==> flow/design.v <==
module LASER(
	CLK,
	RST,
	X,
	Y,
	C1X,
	C1Y,
	C2X,
	C2Y,
	DONE
);
input 		    CLK, RST;
input [3:0]         X, Y;
output reg	    DONE;
output reg [3:0]    C1X, C1Y, C2X, C2Y;
parameter    s_idle    = 'd0,
	     s_input   = 'd1,
	     s_circle1 = 'd2,
             s_circle2 = 'd3,
	     s_check   = 'd4,
	     s_output  = 'd5;
integer    i,j;
reg 	     map[0:15][0:15];
reg [2:0]    current_state, next_state;
reg [5:0]    cover_num1, best_num1, cover_num2, best_num2, previous_sum; 	
reg [6:0]    cnt, cnt1;
reg signed [4:0]    bias_x, bias_y;
reg signed [4:0]    cur_x, cur_y, cir1_x, cir1_y, cir2_x, cir2_y;
reg signed [4:0]    best_x1, best_y1, best_x2, best_y2;
reg signed [4:0]    last_x1, last_y1, last_x2, last_y2;
wire	convergence, search_finish, delay_flag;
wire    outside_x1, outside_y1, outside_x2, outside_y2;
wire signed[5:0]    dis1, dis2; 		
assign dis1 = (cur_x-cir1_x)*(cur_x-cir1_x) + (cur_y-cir1_y)*(cur_y-cir1_y);
assign dis2 = (cur_x-cir2_x)*(cur_x-cir2_x) + (cur_y-cir2_y)*(cur_y-cir2_y);
assign search_finish = (cnt == 'd63 && cnt1 == 'd80);
assign delay_flag = (cnt1 == 'd80);
assign convergence = (best_num1 + best_num2 <= previous_sum );
assign outside_x1 = (cir1_x + bias_x > 'd15 || cir1_x + bias_x < 0);
assign outside_y1 = (cir1_y + bias_y > 'd15 || cir1_y + bias_y < 0);
assign outside_x2 = (cir2_x + bias_x > 'd15 || cir2_x + bias_x < 0);
assign outside_y2 = (cir2_y + bias_y > 'd15 || cir2_y + bias_y < 0);
always@(posedge CLK) begin
        if(RST)	
            current_state <= s_idle;
        else	
	    current_state <= next_state;
end
always@(*) begin
        next_state = current_state;
        case(current_state)
            s_idle   : 			     next_state = s_input;
	    s_input  :  if(cnt == 'd39)	     next_state = s_circle1;
	    s_circle1:  if(search_finish)    next_state = s_circle2;
	    s_circle2:  if(search_finish)    next_state = s_check;
	    s_check  :  if(convergence)	     next_state = s_output;
	                else	             next_state = s_circle2;
	    s_output : 			     next_state = s_input;
        endcase
end
always@(posedge CLK) begin
        case(current_state)
            s_idle   :  if(RST)			       cnt <= 'd0;  
	    s_input  :  if(cnt == 'd39)		       cnt <= 'd0;
		        else 			       cnt <= cnt+1;
	    s_circle1:  if(next_state == s_circle2)    cnt <= 'd0;
		        else if(delay_flag)	       cnt <= cnt+1;
	    s_circle2:  if(next_state == s_check)      cnt <= 'd0;     
	                else if(delay_flag)	       cnt <= cnt+1;
	    s_output :				       cnt <= 'd0;					
        endcase
end
always@(posedge CLK) begin
        case(current_state)
            s_idle   :  if(RST)		  cnt1 <= 'd0;  
	    s_circle1:  if(delay_flag)    cnt1 <= 'd0;
	                else 		  cnt1 <= cnt1+1;
	    s_circle2:  if(delay_flag)	  cnt1 <= 'd0;
		        else 		  cnt1 <= cnt1+1;
	    s_output :			  cnt1 <= 'd0;
    endcase
end
always@(posedge CLK) begin
        case(current_state)
            s_idle   : if(RST)
		           for(i=0;i<16;i=i+1)
		               for(j=0;j<16;j=j+1)
		                   map[i][j] <= 'd0;
	    s_input  : map[X][Y] <= 'd1;
	    s_output : for(i=0;i<16;i=i+1)
		           for(j=0;j<16;j=j+1)
			       map[i][j] <= 'd0;		
        endcase
end
always@(posedge CLK) begin
	case(current_state)
		s_idle   : if(RST)    cur_x <= 0;
		s_circle1: 	      cur_x <= (outside_x1) ? 0 : cir1_x + bias_x;
		s_circle2:	      cur_x <= (outside_x2) ? 0 : cir2_x + bias_x;
		s_output : 	      cur_x <= 0;
	endcase
end
always@(posedge CLK) begin
	case(current_state)
		s_idle   : if(RST)    cur_y <= 0;
		s_circle1: 	      cur_y <= (outside_y1) ? 0 : cir1_y + bias_y;
		s_circle2:	      cur_y <= (outside_y2) ? 0 : cir2_y + bias_y;
		s_output : 	      cur_y <= 0;
	endcase
end
always@(posedge CLK) begin
	case(current_state)
	    s_idle   : 	if(RST)    
                            begin	
                                cir1_x <= 2; 			
                                cir1_y <= 0; 		 	
                            end
	    s_circle1:  if(delay_flag)			
			    begin	
			        if(cir1_x == 'd14)	
                                    begin	
                                        cir1_x <= 2; 			
                                        cir1_y <= cir1_y+2; 	
                                    end
			        else				
                                    begin	
                                        cir1_x <= cir1_x + 2;
				    end
			     end
			 else if(delay_flag)		
                             begin	
                                 cir1_x <= cir1_x + 2;
			     end 
	     s_check  :  if(!convergence)
		             begin   
                                 cir1_x <= best_x2;
		                 cir1_y <= best_y2;
		             end  
	     s_output :	 begin	
                             cir1_x <= 2; 			
                             cir1_y <= 0;
 			 end
	 endcase
end
always@(posedge CLK) begin
	case(current_state)
	    s_idle   : 	if(RST)					
                            begin
                                cir2_x <= 2; 			
                                cir2_y <= 0; 			
                            end
	    s_circle2:  if(delay_flag)
			    begin	
			        if(cir2_x == 'd14)	
                                    begin	
                                        cir2_x <= 2; 			
                                        cir2_y <= cir2_y+2;
                                    end
				else
				    begin
                                	cir2_x <= cir2_x + 2;
				    end
			     end
	    s_check  :  if(!convergence)
		            begin	
                                cir2_x <= 2; 			
                                cir2_y <= 0; 			
                            end
	    s_output :	
		        begin	
                            cir2_x <= 2; 			
                            cir2_y <= 0; 			
                        end
	endcase
end
always@(posedge CLK) begin
	case(current_state)
	    s_idle   :  if(RST)					
                            begin	
                                best_x1 <= 0; 
                                best_y1 <= 0; 												
                            end
	    s_circle1:  if(delay_flag)			
                            begin	
                                best_x1 <= (cover_num1 > best_num1) ? cir1_x : best_x1;
				best_y1 <= (cover_num1 > best_num1) ? cir1_y : best_y1;
                            end
	    s_check  :  if(!convergence)		
                            begin	
                                best_x1 <= best_x2;
			        best_y1 <= best_y2;										
                            end
	    s_output :							
                            begin	
                                best_x1 <= 0; 
				best_y1 <= 0; 												
                            end
	endcase
end
always@(posedge CLK) begin
	case(current_state)
            s_idle   : 	if(RST)					
                            begin
	                        best_x2 <= 0; 
				best_y2 <= 0;
 			    end
	    s_circle2:  if(delay_flag)			
                            begin
                         	best_x2 <= (cover_num2 > best_num2) ? cir2_x : best_x2;
				best_y2 <= (cover_num2 > best_num2) ? cir2_y : best_y2;
                            end 
	    s_output :	begin	
                            best_x2 <= 0; 
			    best_y2 <= 0; 	
                        end
	endcase
end
always@(posedge CLK) begin
	case(current_state)
	    s_idle   : if(RST) 					
                           bias_x <= -'d4;
	    s_circle1: if(bias_x == 'd4)
		           bias_x <= -'d4;
		       else
			   bias_x <= bias_x+1;
	    s_circle2: if(bias_x == 'd4)		
                           bias_x <= -'d4;
		       else	
			   bias_x <= bias_x+1;
	    s_output : bias_x <= -'d4;
	endcase
end
always@(posedge CLK) begin
	case(current_state)
	    s_idle   : if(RST) 					
                           bias_y <= -'d4;
	    s_circle1: if(delay_flag)			
                           bias_y <= -'d4;
		       else if(bias_x == 'd4)	
                           bias_y <= bias_y+1;	 			
	    s_circle2: if(delay_flag)			
                           bias_y <= -'d4;
		       else if(bias_x == 'd4)	
                           bias_y <= bias_y+1;	
	    s_output : bias_y <= -'d4;
	endcase
end
always@(posedge CLK) begin
	case(current_state)
	    s_idle   : if(RST) 												
                           cover_num1 <= 'd0;
	    s_circle1: if(delay_flag)										
                           cover_num1 <= 'd0;
		       else if(outside_x1 || outside_y1)					
                           cover_num1 <= cover_num1;
		       else if(dis1 <= 'sd16  && map[cur_x][cur_y] == 'd1)	
                           cover_num1 <= cover_num1+1;					 
	    s_output : 						 								
                       cover_num1 <= 'd0;
	endcase
end
always@(posedge CLK) begin
	case(current_state)
	    s_idle   : if(RST) 												
                           best_num1 <= 'd0;
	    s_circle1: if(delay_flag)										
                           best_num1 <= (cover_num1 > best_num1) ? cover_num1 : best_num1;					
	    s_check  : if(!convergence)										
                           best_num1 <= best_num2;		
	    s_output : 														
                           best_num1 <= 'd0;
	endcase
end
always@(posedge CLK) begin
	case(current_state)
	    s_idle   : if(RST) 												
                           cover_num2 <= 'd0;				
	    s_circle2: if(delay_flag)										
                           cover_num2 <= 'd0;
		       else if(outside_x2 || outside_y2)					
                           cover_num2 <= cover_num2;
		       else if(dis2 <= 'sd16  && map[cur_x][cur_y] == 'd1)	
                           cover_num2 <= (dis1 > 'sd16) ? cover_num2+1 : cover_num2;	
	    s_output : 														
                       cover_num2 <= 'd0;
	endcase
end
always@(posedge CLK) begin
	case(current_state)
	    s_idle   : if(RST) 												
                           best_num2 <= 'd0;				
	    s_circle2: if(delay_flag)										
                           best_num2 <= (cover_num2 > best_num2) ? cover_num2 : best_num2;
	    s_check	 : if(!convergence)										
                           best_num2 <= 'd0;
	    s_output : 														
                           best_num2 <= 'd0;
	endcase
end
always@(posedge CLK) begin
	case(current_state)
	    s_idle   : if(RST) 	           previous_sum <= 'd0;				
	    s_check  : if(!convergence)    previous_sum <= best_num1 + best_num2;	
	    s_output : 		           previous_sum <= 'd0;
	endcase
end
always@(posedge CLK) begin
	if(current_state == s_check && !convergence)
	begin
	    last_x1 <= best_x1;
	    last_y1 <= best_y1;
	    last_x2 <= best_x2;
	    last_y2 <= best_y2;
	end
	else if(current_state == s_output)
	begin
            last_x1 <= 'd0;
	    last_y1 <= 'd0;
	    last_x2 <= 'd0;
	    last_y2 <= 'd0;
	end
end
always@(posedge CLK) begin
	if(next_state == s_output)    DONE <= 'd1;
	else			      DONE <= 'd0;
end
always@(posedge CLK) begin
	if(next_state == s_output) 
	begin
	    C1X <= last_x1[3:0];
	    C1Y <= last_y1[3:0];
	    C2X <= last_x2[3:0];
	    C2Y <= last_y2[3:0];
	end
	else
	begin
	    C1X <= 'd0;
	    C1Y <= 'd0;
	    C2X <= 'd0;
	    C2Y <= 'd0;
	end
end
endmodule 
======== From RTL to reports: LASER ========
Tool output for the design above before and after an edit, in the order of the flow.
"original" refers to lines of the RTL above, "edited" to lines of the edited file.
"difference": "edited" minus "original" as printed here.
Operators: Yosys type, input widths -> output width; for muxes data width and select width s.
Cell names lack the library's common part.
A cell with -- has no value.
set-up
  top module .............................. LASER
  clock input ............................. CLK
  library ................................. sky130hd
  corner .................................. tt_025C_1v80

======== Diff ========
The edit as a unified diff against the file above.
A script made this edit. It was not meant as an optimisation and need not keep what the design does.
begin of diff
@@ -132,5 +132,5 @@
                                  cir1_x <= cir1_x + 2;
 			     end 
-	     s_check  :  if(!convergence)
+	     s_check  :  
 		             begin   
                                  cir1_x <= best_x2;
end of diff

======== Word level ========
Counts by Yosys on the flattened word-level netlist (proc, flatten, opt, wreduce; memories kept). Register bits leave out memories and registers merged into their read ports (data or address). Print and check cells are left out.
Yosys's memory passes give these memory sizes; they may raise the number of words (mostly to a power of two), join words into wider ones and drop unused or constant bits.
bit counts
  what                         original  edited  difference
  ROM bits                     0         0       0
  RAM bits                     256       256     0
  flip-flop bits (word level)  138       138     0
  input bits                   10        10      0
  memory cells                 1         1       0
  bits in latches              0         0       0
  word-level cells             238       238     0
cells by class
  what                        original  edited  difference
  divide/modulo/power cells   0         0       0
  reduce/logical cells        35        35      0
  bitwise gates (word level)  7         7       0
  multiply operators          4         4       0
  order comparisons           14        14      0
  equal/unequal tests         28        28      0
  shift operators             0         0       0
  $add $sub $neg              27        27      0
  mux-type cells              93        93      0
operators by type and width
  kind              original  edited  difference
  $mux 5            26        24      -2
  $mux 4            10        12      +2
  $reduce_and 5->1  5         4       -1
  $reduce_and 3->1  2         3       +1
Operator kinds equal on both sides are left out: 56.

======== Depth ========
Longest topological path by Yosys (ltp), each cell counted once; first at word level (registers and memories cut), then after technology mapping (sequential cells cut; the memories' decode and read muxes count).
depth
  what                           original  edited  difference
  depth in word-level cells      9         9       0
  ABC_AREA                       0         0       --
  gate-level depth with buffers  25        25      0

======== Mapped cells and area ========
Yosys stat after the flow's synthesis: flattened, memories mapped to cells. It holds for the ABC_AREA given above (unset counts as 0); a run with the other value may have another netlist.
synthesis totals
  what                            original  edited    difference
  chip area (Yosys) (µm²)         18,377.6  18,375.1  -2.5
  cells in the netlist            1,811     1,833     +22
  area of sequential cells (µm²)  8,748.4   8,748.4   0.0
  flip-flop cells                 384       384       0
  buffer cells                    106       107       +1
cell types
  cell      original  edited  difference
  mux2i_1   5         45      +40
  mux4_2    60        44      -16
  and3_1    28        12      -16
  and2_1    38        51      +13
  nand2_1   313       301     -12
  nor2_1    78        86      +8
  buf_2     13        5       -8
  o21ai_0   248       241     -7
  xnor2_1   55        48      -7
  clkbuf_1  76        82      +6
  nand3_1   32        38      +6
  o21a_1    10        4       -6
  a22oi_1   9         15      +6
  or2_2     8         2       -6
  a221oi_1  1         7       +6
  a22o_1    39        44      +5
  or3_1     5         0       -5
  nand2b_1  14        18      +4
Cell types equal on both sides are left out: 17.
Not every row of either side is listed.

======== Worst setup path after synthesis ========
OpenSTA on the mapped netlist: ideal clock, no wires. The path of least setup slack (recovery checks aside). Input and output delay are each 20% of the period. Register names are those of the netlist, which keeps one name where synthesis merged equal registers.
timing path post-synthesis
  what                           original                edited                  difference
  path kind                      reg2reg                 reg2reg                 --
  from                           register cur_x[1]       register cur_x[1]       --
  to                             register cover_num1[0]  register cover_num2[0]  --
  required time (ns)             5.640                   5.611                   -0.029
  stages on the path             22                      20                      -2
  delay of the path (ns)         5.512                   5.676                   +0.164
  period (ns)                    6.0                     6.0                     0.0
  slack (ns)                     0.488                   0.325                   -0.163
  library setup time (ns)        0.360                   0.389                   +0.029
  arrival (ns)                   5.152                   5.287                   +0.135
  synthesis period reached (ns)  5.512                   5.675                   +0.163
"delay of the path" is the arrival time less input delay plus setup time.
"stages on the path": output pins that drive a net of the path, with the launching flip-flop's if there is one; two outputs of one cell count as two.
"synthesis period reached" = period - worst setup slack (recovery checks aside). The figure is calculated, with input and output delays left at 20% of the set period.
The rows between start and end are the longest chain of elaborated cells between them; the timing report does not say that the signal goes this way. Where chains are equally long, one stands for them.
A line is the first line of the expression or statement that the cell stems from. Yosys adds cells for indexed reads and writes and turns some case tables into memories.
A register here has more assigning lines than the two given.
original: The path ends at the enable pin of a flip-flop; only ways to that pin are counted.
on the way, post-synthesis, original
  cell sequence ........................... edfxtp_1 fa_1 a21o_1 a21oi_1 xnor2_1 nand2_1 fa_1 inv_1 ha_1 fa_1 ha_1 inv_1 fa_1 inv_1 ha_1 xnor2_1 xnor2_1 xnor2_1 xnor2_1 nor2_1 or3_1 o21bai_1
  cells in the longest elaborated chain ... 7
  elaborated cells on any way between the ends .. 9
  those cells by class .................... add/sub (3); mul (1); compare (1); eq/ne (1); reduce/logical (2); memory (1)
ends and longest elaborated chain, post-synthesis, original
  what               RTL line  source
  from (decl)        28        reg signed [4:0]    cur_x, cur_y, cir1_x, cir1_y, cir2_x, cir2_y;
  from (assign)      98        s_circle1: cur_x <= (outside_x1) ? 0 : cir1_x + bias_x;
  from (assign)      99        s_circle2: cur_x <= (outside_x2) ? 0 : cir2_x + bias_x;
  $sub 5x5->6        34        assign dis1 = (cur_x-cir1_x)*(cur_x-cir1_x) + (cur_y-cir1_y)*(cur_y-cir1_y);
  $mul 6x6->6        34
  $add 6x6->6        34
  $le 6x6->1         256       else if(dis1 <= 'sd16 && map[cur_x][cur_y] == 'd1)
  $logic_and 1x1->1  256
  $ne 3x3->1         --
  $reduce_and 4->1   --
  to (assign)        255       cover_num1 <= cover_num1;
  to (assign)        257       cover_num1 <= cover_num1+1;
  to (decl)          25
edited: The path ends at the enable pin of a flip-flop; only ways to that pin are counted.
on the way, post-synthesis, edited
  cell sequence ........................... edfxtp_1 fa_1 a21o_1 a21oi_1 xnor2_1 nand2_1 fa_1 inv_1 ha_1 fa_1 ha_1 inv_1 fa_1 inv_1 ha_1 xnor2_1 xnor3_1 xnor3_1 nand3_1 o41ai_1
  cells in the longest elaborated chain ... 7
  elaborated cells on any way between the ends .. 14
  those cells by class .................... add/sub (5); mul (2); compare (2); eq/ne (2); reduce/logical (2); memory (1)
ends and longest elaborated chain, post-synthesis, edited
  what               RTL line  source
  from (decl)        28        reg signed [4:0]    cur_x, cur_y, cir1_x, cir1_y, cir2_x, cir2_y;
  from (assign)      98        s_circle1: cur_x <= (outside_x1) ? 0 : cir1_x + bias_x;
  from (assign)      99        s_circle2: cur_x <= (outside_x2) ? 0 : cir2_x + bias_x;
  $sub 5x5->6        35        assign dis2 = (cur_x-cir2_x)*(cur_x-cir2_x) + (cur_y-cir2_y)*(cur_y-cir2_y);
  $mul 6x6->6        35
  $add 6x6->6        35
  $le 6x6->1         282       else if(dis2 <= 'sd16 && map[cur_x][cur_y] == 'd1)
  $logic_and 1x1->1  282
  $ne 5x5->1         --
  $reduce_and 5->1   --
  to (assign)        281       cover_num2 <= cover_num2;
  to (assign)        283       cover_num2 <= (dis1 > 'sd16) ? cover_num2+1 : cover_num2;
  to (decl)          25

======== Timing after layout ========
Path of least setup slack in the final report of the runs of pair 1 (OpenROAD, finished layout, wires in). Where an end is a register, its clock arrival counts in the times.
timing path post-layout
  what                     original                edited                  difference
  path kind                reg2reg                 reg2reg                 --
  from                     register cur_x[1]       register cur_x[1]       --
  to                       register cover_num2[3]  register cover_num2[2]  --
  required time (ns)       6.13                    6.07                    -0.06
  period (ns)              5.79                    5.79                    0.00
  slack (ns)               0.21                    0.29                    +0.08
  library setup time (ns)  0.23                    0.28                    +0.05
  arrival (ns)             5.91                    5.78                    -0.13
  stages on the path       25                      23                      -2
The rows between start and end are the longest chain of elaborated cells between them; the timing report does not say that the signal goes this way. Where chains are equally long, one stands for them.
A register here has more assigning lines than the two given.
original: The path ends at the enable pin of a flip-flop; only ways to that pin are counted.
on the way, post-layout, original
  cell sequence ........................... edfxtp_1 buf_6 buf_4 inv_1 ha_1 fa_1 xnor2_1 nand2b_1 fa_1 inv_1 ha_1 fa_1 ha_1 inv_1 fa_1 inv_1 ha_1 xnor2_1 xnor2_1 xnor2_1 xnor2_1 nand3_1 nand3_1 o21ai_1 buf_4
  cells in the longest elaborated chain ... 7
  elaborated cells on any way between the ends .. 14
  those cells by class .................... add/sub (5); mul (2); compare (2); eq/ne (2); reduce/logical (2); memory (1)
ends and longest elaborated chain, post-layout, original
  what               RTL line  source
  from (decl)        28        reg signed [4:0]    cur_x, cur_y, cir1_x, cir1_y, cir2_x, cir2_y;
  from (assign)      98        s_circle1: cur_x <= (outside_x1) ? 0 : cir1_x + bias_x;
  from (assign)      99        s_circle2: cur_x <= (outside_x2) ? 0 : cir2_x + bias_x;
  $sub 5x5->6        35        assign dis2 = (cur_x-cir2_x)*(cur_x-cir2_x) + (cur_y-cir2_y)*(cur_y-cir2_y);
  $mul 6x6->6        35
  $add 6x6->6        35
  $le 6x6->1         282       else if(dis2 <= 'sd16 && map[cur_x][cur_y] == 'd1)
  $logic_and 1x1->1  282
  $ne 5x5->1         --
  $reduce_and 5->1   --
  to (assign)        281       cover_num2 <= cover_num2;
  to (assign)        283       cover_num2 <= (dis1 > 'sd16) ? cover_num2+1 : cover_num2;
  to (decl)          25
edited: The path ends at the enable pin of a flip-flop; only ways to that pin are counted.
on the way, post-layout, edited
  cell sequence ........................... edfxtp_1 buf_6 inv_1 ha_1 fa_1 xnor2_2 nand2b_1 fa_1 inv_1 ha_1 fa_1 ha_1 inv_1 fa_1 inv_1 ha_1 xnor2_2 xnor2_1 xnor2_1 xnor2_1 nor2_1 o41ai_2 buf_4
  cells in the longest elaborated chain ... 7
  elaborated cells on any way between the ends .. 14
  those cells by class .................... add/sub (5); mul (2); compare (2); eq/ne (2); reduce/logical (2); memory (1)
ends and longest elaborated chain, post-layout, edited
  what               RTL line  source
  from (decl)        28        reg signed [4:0]    cur_x, cur_y, cir1_x, cir1_y, cir2_x, cir2_y;
  from (assign)      98        s_circle1: cur_x <= (outside_x1) ? 0 : cir1_x + bias_x;
  from (assign)      99        s_circle2: cur_x <= (outside_x2) ? 0 : cir2_x + bias_x;
  $sub 5x5->6        35        assign dis2 = (cur_x-cir2_x)*(cur_x-cir2_x) + (cur_y-cir2_y)*(cur_y-cir2_y);
  $mul 6x6->6        35
  $add 6x6->6        35
  $le 6x6->1         282       else if(dis2 <= 'sd16 && map[cur_x][cur_y] == 'd1)
  $logic_and 1x1->1  282
  $ne 5x5->1         --
  $reduce_and 5->1   --
  to (assign)        281       cover_num2 <= cover_num2;
  to (assign)        283       cover_num2 <= (dis1 > 'sd16) ? cover_num2+1 : cover_num2;
  to (decl)          25

======== Flow runs ========
Both versions went through the flow (Yosys, OpenROAD) with the same settings in each pair. Constraints: input delay and output delay 20% of the set period each, output load 0.01 pF.
flow settings, pair 1
  period_ns ............................... 5.79
  CAP_MARGIN .............................. 20
  CORE_MARGIN ............................. 2
  CORE_UTILIZATION ........................ 40
  SLEW_MARGIN ............................. 20
measured results, pair 1
  what                                     original  edited    difference
  total power after layout (uW)            6,469     6,512     +43
  worst hold slack (ns)                    0.444     0.437     -0.007
  area inside the die boundary (µm²)       47,674.5  47,668.0  -6.5
  setup slack of the worst path (ns)       0.214     0.292     +0.078
  sum of negative setup slack (ns)         0.000     0.000     0.000
  utilization in the final report          0.456     0.457     +0.001
  standard-cell area after layout (µm²)    20,699.9  20,717.4  +17.5
  chip area after synthesis (Yosys) (µm²)  18,377.6  18,375.1  -2.5
  clock period reached (ns)                5.576     5.498     -0.078
flow settings, pair 2
  CELL_PAD_IN_SITES_GLOBAL_PLACEMENT ...... 1
  CORE_UTILIZATION ........................ 30
  PLACE_DENSITY ........................... 0.54
  SETUP_SLACK_MARGIN ...................... -0.19
  period_ns ............................... 3.32
  CAP_MARGIN .............................. 20
  CORE_MARGIN ............................. 2
  SLEW_MARGIN ............................. 20
measured results, pair 2
  what                                     original  edited    difference
  total power after layout (uW)            11,594    12,030    +436
  worst hold slack (ns)                    0.447     0.436     -0.011
  area inside the die boundary (µm²)       63,254.8  63,247.2  -7.6
  setup slack of the worst path (ns)       -2.028    -1.967    +0.061
  sum of negative setup slack (ns)         -25.148   -27.730   -2.582
  utilization in the final report          0.368     0.375     +0.007
  standard-cell area after layout (µm²)    22,243.8  22,651.7  +407.9
  chip area after synthesis (Yosys) (µm²)  18,377.6  18,375.1  -2.5
  clock period reached (ns)                5.348     5.287     -0.061
By "clock period reached" is meant the clock period of the run minus its worst setup slack. This is arithmetic on one report: input and output delays are still those of the set period (20% each).
By "total power after layout" is meant OpenSTA's value without simulated activity: inputs other than the clock are taken to toggle once in ten clock periods, and the tool carries that through the logic.
